==> flow/design.v <==
`timescale 1ns/10ps
module ELA(clk, rst, ready, in_data, data_rd, req, wen, addr, data_wr, done);
	input				clk;
	input				rst;
	input				ready;
	input		[7:0]	in_data;
	input		[7:0]	data_rd;
	output reg			req;
	output reg			wen;
	output reg	[12:0]	addr;
	output reg	[7:0]	data_wr;
	output reg			done;
localparam IDLE = 3'd0, LOAD = 3'd1, OUT_PINK = 3'd2, OUT_BLUE = 3'd3, FINISH = 3'd4;
reg [2:0] state, next_state;
reg [5:0] count_row;
reg [6:0] count_column;
reg [7:0] U [0:127];	 
reg [7:0] L [0:127];	 
reg [7:0] D1, D2, D3;
integer i;
wire last_col = (count_column == 7'd127);
wire shift_in = (state == LOAD) || (state == OUT_PINK && !last_col);
wire rotate   = (state == OUT_BLUE);
function [7:0] avg;
	input [7:0] a, b;
	reg [8:0] s;
	begin
		s = {1'b0, a} + {1'b0, b};
		avg = s[8:1];
	end
endfunction
function [7:0] absd;
	input [7:0] a, b;
	begin
		absd = (a >= b) ? a - b : b - a;
	end
endfunction
always @(*) begin
	next_state = state;
	case(state)
		IDLE:     if(ready) next_state = LOAD;
		LOAD:     next_state = OUT_PINK;
		OUT_PINK: if(last_col) next_state = (count_row < 6'd2) ? LOAD : OUT_BLUE;
		OUT_BLUE: if(last_col) next_state = (count_row == 6'd32) ? FINISH : LOAD;
		default:  next_state = state;
	endcase
end
always @(posedge clk or posedge rst) begin
	if(rst) begin
		state <= IDLE;
		count_row <= 6'd0;
		count_column <= 7'd0;
	end
	else begin
		state <= next_state;
		if(state == LOAD)
			count_row <= count_row + 6'd1;
		if(state == OUT_PINK || state == OUT_BLUE)
			count_column <= count_column + 7'd1;
		else
			count_column <= 7'd0;
	end
end
always @(posedge clk) begin
	if(shift_in || rotate) begin
		for(i = 0; i < 127; i = i + 1) begin
			U[i] <= U[i + 1];
			L[i] <= L[i + 1];
		end
		U[127] <= rotate ? U[0] : L[0];
		L[127] <= rotate ? L[0] : in_data;
	end
	if(rotate) begin
		D1 <= absd(U[0], L[2]);
		D2 <= absd(U[1], L[1]);
		D3 <= absd(U[2], L[0]);
	end
end
reg [7:0] x, y, a, b, m, blue;
always @(*) begin
	x = U[0];
	y = L[0];
	if((D2 <= D1) && (D2 <= D3)) begin
		a = U[0]; b = L[0];
	end
	else if((D1 <= D2) && (D1 <= D3)) begin
		a = U[127]; b = L[1];
	end
	else begin
		a = U[1]; b = L[127];
	end
	if(count_column == 7'd0 || last_col) begin
		a = U[0]; b = L[0];
	end
	m = avg(a, b);
	if(((x >= m) && (x < y)) || ((x < m) && (x >= y)))
		blue = x;
	else if(((y >= m) && (y < x)) || ((y < m) && (y >= x)))
		blue = y;
	else
		blue = m;
end
always @(*) begin
	req = (state == LOAD);
	wen = (state == OUT_PINK) || (state == OUT_BLUE);
	done = (state == FINISH);
	addr = 13'd0;
	data_wr = 8'd0;
	if(state == OUT_PINK) begin
		addr = {count_row[4:0] - 5'd1, 1'b0, count_column};
		data_wr = L[127];
	end
	else if(state == OUT_BLUE) begin
		addr = {count_row[4:0] - 5'd2, 1'b1, count_column};
		data_wr = blue;
	end
end
endmodule
======== From RTL to reports: ELA ========
Tool output for the design above, in the order of the flow.
Lines are those of the file above, counted from 1.
A cell with - has no value.
inputs
  top ..................................... ELA
  clock ................................... clk
  library ................................. sky130hd
  library corner .......................... tt_025C_1v80

======== Word-level counts ========
Source: Yosys, flattened and elaborated. Widths are those after wreduce. Registers that Yosys merges into a memory's read port (data or address) are not register bits. Print and check cells do not count. Equal cells are merged and count once.
cells by class
  equal/unequal tests ..................... 9
  reduce/logical cells .................... 18
  mux-type cells .......................... 24
  add/sub/neg operators ................... 11
  $lt $le $gt $ge ......................... 16
operator list
  operator                                                     number
  two-way mux 8 bit                                            15
  greater-or-equal comparator 8 bit                            7
  subtractor 8 bit                                             6
  less-or-equal comparator 8 bit                               4
  less-than comparator 8 bit                                   4
  two-way mux 13 bit                                           2
  parallel mux 3 bit (select 4 bit)                            1
  two-way mux 3 bit                                            4
  adder 8 x 8 -> 9 bit                                         1
  logical AND 1 bit                                            7
  adder 7 x 1 -> 7 bit (second input constant)                 1
  == test 7 bit (second input constant)                        1
  logical NOT 7 bit                                            1
  two-way mux 7 bit                                            1
  logical OR 1 bit                                             6
  != test 2 bit (second input constant)                        3
  == test 3 x 2 -> 1 bit (second input constant)               2
  adder 6 x 1 -> 6 bit (second input constant)                 1
  less-than comparator 6 x 2 -> 1 bit (second input constant)  1
  == test 6 bit (second input constant)                        1
  subtractor 5 x 1 -> 5 bit (second input constant)            1
  subtractor 5 x 2 -> 5 bit (second input constant)            1
  AND reduction 4 bit                                          1
  nonzero test 4 bit                                           1
  == test 3 x 1 -> 1 bit (second input constant)               1
  == test 3 bit (second input constant)                        1
  logical NOT 3 bit                                            1
  two-way mux 2 bit                                            1
  logical NOT 1 bit                                            1
storage and ports
  register bits after elaboration ......... 2088

======== Logic depth ========
Longest topological path by Yosys (ltp), each cell counted once; first at word level (registers and memories cut), then after technology mapping (sequential cells cut; the memories' decode and read muxes count).
depth
  word-level depth ........................ 13
  ABC_AREA ................................ 0
  depth in mapped cells ................... 25
  gate-level depth less buffers ........... 24

======== Netlist ========
Yosys stat after the flow's synthesis: flattened, memories mapped to cells. It holds for the ABC_AREA given above (unset counts as 0); a run with the other value may have another netlist.
synthesis totals
  synthesis area .......................... 67522.3 um2
  mapped cells ............................ 2767
  flip-flop cells ......................... 2090
cell types
  cell                       number
  sky130_fd_sc_hd__edfxtp_1  2072
  sky130_fd_sc_hd__ha_1      101
  sky130_fd_sc_hd__dfrtp_1   17
  sky130_fd_sc_hd__inv_1     89
  sky130_fd_sc_hd__a21oi_1   63
  sky130_fd_sc_hd__mux2i_1   23
  sky130_fd_sc_hd__nand2_1   57
  sky130_fd_sc_hd__nor2_1    57
  sky130_fd_sc_hd__o21ai_0   39
  sky130_fd_sc_hd__xnor2_1   21
  sky130_fd_sc_hd__a21o_1    21
  sky130_fd_sc_hd__mux2_2    14
  sky130_fd_sc_hd__fa_1      7
  sky130_fd_sc_hd__nor2b_1   16
  sky130_fd_sc_hd__xor2_1    11
  sky130_fd_sc_hd__mux2_4    6
  sky130_fd_sc_hd__nand4_1   13
  sky130_fd_sc_hd__o221ai_1  8
Not listed: further types 55, cells in them 132.

======== Timing after synthesis ========
Path of least setup slack by OpenSTA after synthesis, without wires, with an ideal clock, recovery checks aside; 20% of the period is set as input and as output delay. Where synthesis merged equal registers, the netlist keeps one of their names.
timing path after synthesis
  path kind ............................... register to register
  start ................................... register state
  end ..................................... register L[0][0]
  clock period ............................ 8500 ps
  data required time ...................... 6899 ps
  delay of the path ....................... 26964 ps
  path slack .............................. -18463 ps
  stages .................................. 3
  arrival time ............................ 25363 ps
  launch time at the first pin ............ 0 ps
  period reached after synthesis .......... 26963 ps
"delay of the path" = arrival - input delay + setup time.
"stages": output pins that drive a net of the path, with the launching flip-flop's if there is one; two outputs of one cell count as two.
"period reached after synthesis" = period - worst setup slack (recovery checks aside). The figure is calculated, with input and output delays left at 20% of the set period.
An end named without its bit number is one bit of that signal or, where synthesis recoded a state register, one of its new flip-flops.
Between the ends stands the longest chain of elaborated cells between them, by number of cells; it is not shown to be the way that was timed. Of several equally long chains one is given.
Each line given opens the expression or statement behind the cell; cells for indexed reads and writes are added by Yosys, which also makes memories of some case tables.
between the ends, after synthesis
  cell sequence ........................... sky130_fd_sc_hd__dfrtp_1 -> sky130_fd_sc_hd__clkbuf_1 -> sky130_fd_sc_hd__or2_2
  cells in the longest elaborated chain ... 4
ends and longest elaborated chain, after synthesis
  what                    line  text
  from (decl)             14    reg [2:0] state, next_state;
  from (assign)           50    state <= IDLE;
  from (assign)           55    state <= next_state;
  == test 3 x 2 -> 1 bit  22    wire shift_in = (state == LOAD) || (state == OUT_PINK && !last_col);
  logical AND 1 bit       22
  logical OR 1 bit        22
  logical OR 1 bit        65    if(shift_in || rotate) begin
  to (assign)             68    L[i] <= L[i + 1];
  to (decl)               18    reg [7:0] L [0:127];

======== Timing after layout ========
Path of least setup slack in the final report of flow run 1 (OpenROAD, finished layout, wires in). Where an end is a register, its clock arrival counts in the times.
The report prints the path's times to 10 ps; the period is as set.
timing path post-layout
  path kind ............................... register to output
  start ................................... register D2[1]
  end ..................................... output data_wr[2]
  clock period ............................ 8500 ps
  arrival time ............................ 6500 ps
  launch time at the first pin ............ 790 ps
  data required time ...................... 6800 ps
  stages .................................. 29
  path slack .............................. 300 ps
Between the ends stands the longest chain of elaborated cells between them, by number of cells; it is not shown to be the way that was timed. Of several equally long chains one is given.
between the ends, post-layout
  cell sequence ........................... sky130_fd_sc_hd__edfxtp_1 -> sky130_fd_sc_hd__inv_2 -> sky130_fd_sc_hd__ha_4 -> sky130_fd_sc_hd__nor2b_4 -> sky130_fd_sc_hd__o211ai_4 -> sky130_fd_sc_hd__a31oi_4 -> sky130_fd_sc_hd__o211a_4 -> sky130_fd_sc_hd__nor2_4 -> sky130_fd_sc_hd__clkbuf_8 -> sky130_fd_sc_hd__clkbuf_16 -> sky130_fd_sc_hd__nor2_1 -> sky130_fd_sc_hd__a21oi_1 -> sky130_fd_sc_hd__ha_1 -> sky130_fd_sc_hd__nand4_1 -> sky130_fd_sc_hd__buf_4 -> sky130_fd_sc_hd__nor2_4 -> sky130_fd_sc_hd__o31ai_4 -> sky130_fd_sc_hd__nor2_2 -> sky130_fd_sc_hd__nor2_2 -> sky130_fd_sc_hd__a2111oi_4 -> sky130_fd_sc_hd__buf_6 -> sky130_fd_sc_hd__or3_4 -> sky130_fd_sc_hd__a211oi_4 -> sky130_fd_sc_hd__a21oi_4 -> sky130_fd_sc_hd__mux2i_4 -> sky130_fd_sc_hd__buf_6 -> sky130_fd_sc_hd__mux2_4 -> sky130_fd_sc_hd__o221ai_4 -> sky130_fd_sc_hd__buf_6
  cells in the longest elaborated chain ... 13
ends and longest elaborated chain, post-layout
  what                               line  text
  from (decl)                        19    reg [7:0] D1, D2, D3;
  from (assign)                      75    D2 <= absd(U[1], L[1]);
  less-or-equal comparator 8 bit     86    else if((D1 <= D2) && (D1 <= D3)) begin
  logical AND 1 bit                  86
  two-way mux 8 bit                  86
  two-way mux 8 bit                  83    if((D2 <= D1) && (D2 <= D3)) begin
  two-way mux 8 bit                  92    if(count_column == 7'd0 || last_col) begin
  adder 8 x 8 -> 9 bit               28    s = {1'b0, a} + {1'b0, b};
  greater-or-equal comparator 8 bit  98    else if(((y >= m) && (y < x)) || ((y < m) && (y >= x)))
  logical AND 1 bit                  98
  logical OR 1 bit                   98
  two-way mux 8 bit                  98
  two-way mux 8 bit                  96    if(((x >= m) && (x < y)) || ((x < m) && (x >= y)))
  two-way mux 8 bit                  113   else if(state == OUT_BLUE) begin
  two-way mux 8 bit                  109   if(state == OUT_PINK) begin
  to (decl)                          11    output reg [7:0] data_wr;

# Flow runs of ELA

Stored flow runs of ELA (5 of them; Yosys, OpenROAD, sky130hd). They differ in their settings and are not a sequence. Constraints: input delay and output delay 20% of the set period each, output load 0.01 pF.
"total power of the final layout": no workload was simulated; the value follows from the tool's default switching activity.

---- flow run 1 ----
settings
  ABC_AREA = 0
  CAP_MARGIN = 0
  CELL_PAD_IN_SITES_DETAIL_PLACEMENT = 0
  CELL_PAD_IN_SITES_GLOBAL_PLACEMENT = 2
  CORE_ASPECT_RATIO = 0.64
  CORE_MARGIN = 10
  CORE_UTILIZATION = 60
  GPL_ROUTABILITY_DRIVEN = 0
  GPL_TIMING_DRIVEN = 0
  MAX_ROUTING_LAYER = met4
  MIN_ROUTING_LAYER = met2
  SETUP_SLACK_MARGIN = 2.01
  SLEW_MARGIN = 25
  TNS_END_PERCENT = 50
  period_ns = 8.5
results
  netlist area reported by Yosys .......... 67522.3 um2
  final design utilization ................ 0.695
  total power of the final layout ......... 19304 µW
  setup total negative slack .............. 0 ps
  lowest hold slack ....................... 405 ps
  die size ................................ 126690.0 um2
  worst setup slack after layout .......... 300 ps

---- flow run 2 ----
settings
  CAP_MARGIN = 35
  CORE_UTILIZATION = 42
  MAX_ROUTING_LAYER = met5
  PLACE_DENSITY_LB_ADDON = 0.23
  period_ns = 6.52
  CORE_MARGIN = 2
  SLEW_MARGIN = 20
results
  netlist area reported by Yosys .......... 67522.3 um2
  final design utilization ................ 0.49
  total power of the final layout ......... 25804 µW
  setup total negative slack .............. -6566 ps
  lowest hold slack ....................... 355 ps
  die size ................................ 163989.0 um2
  worst setup slack after layout .......... -924 ps

---- flow run 3 ----
settings
  ABC_AREA = 0
  CAP_MARGIN = 0
  CELL_PAD_IN_SITES_DETAIL_PLACEMENT = 1
  CELL_PAD_IN_SITES_GLOBAL_PLACEMENT = 2
  CORE_ASPECT_RATIO = 0.64
  CORE_MARGIN = 10
  GPL_ROUTABILITY_DRIVEN = 0
  GPL_TIMING_DRIVEN = 0
  MAX_ROUTING_LAYER = met4
  MIN_ROUTING_LAYER = met2
  SETUP_SLACK_MARGIN = 2.01
  SLEW_MARGIN = 25
  period_ns = 8.5
  CORE_UTILIZATION = 40
results
  netlist area reported by Yosys .......... 67522.3 um2
  final design utilization ................ 0.469
  total power of the final layout ......... 19403 µW
  setup total negative slack .............. 0 ps
  lowest hold slack ....................... 347 ps
  die size ................................ 186050.0 um2
  worst setup slack after layout .......... 396 ps

---- flow run 4 ----
settings
  ABC_AREA = 1
  CELL_PAD_IN_SITES_DETAIL_PLACEMENT = 2
  CELL_PAD_IN_SITES_GLOBAL_PLACEMENT = 0
  CORE_MARGIN = 2
  CORE_UTILIZATION = 37
  MAX_ROUTING_LAYER = met5
  MIN_ROUTING_LAYER = met2
  PLACE_DENSITY_LB_ADDON = 0.13
  SETUP_SLACK_MARGIN = 0.9
  SLEW_MARGIN = 10
  period_ns = 8.34
  CAP_MARGIN = 20
results
  netlist area reported by Yosys .......... 67442.2 um2
  final design utilization ................ 0.439
  total power of the final layout ......... 21510 µW
  setup total negative slack .............. 0 ps
  lowest hold slack ....................... 403 ps
  die size ................................ 185709.0 um2
  worst setup slack after layout .......... 956 ps

---- flow run 5 ----
settings
  CORE_UTILIZATION = 40
  period_ns = 5.06
  CAP_MARGIN = 20
  CORE_MARGIN = 2
  SLEW_MARGIN = 20
results
  netlist area reported by Yosys .......... 67522.3 um2
  final design utilization ................ 0.473
  total power of the final layout ......... 32631 µW
  setup total negative slack .............. -14287 ps
  lowest hold slack ....................... 404 ps
  die size ................................ 172109.0 um2
  worst setup slack after layout .......... -1828 ps
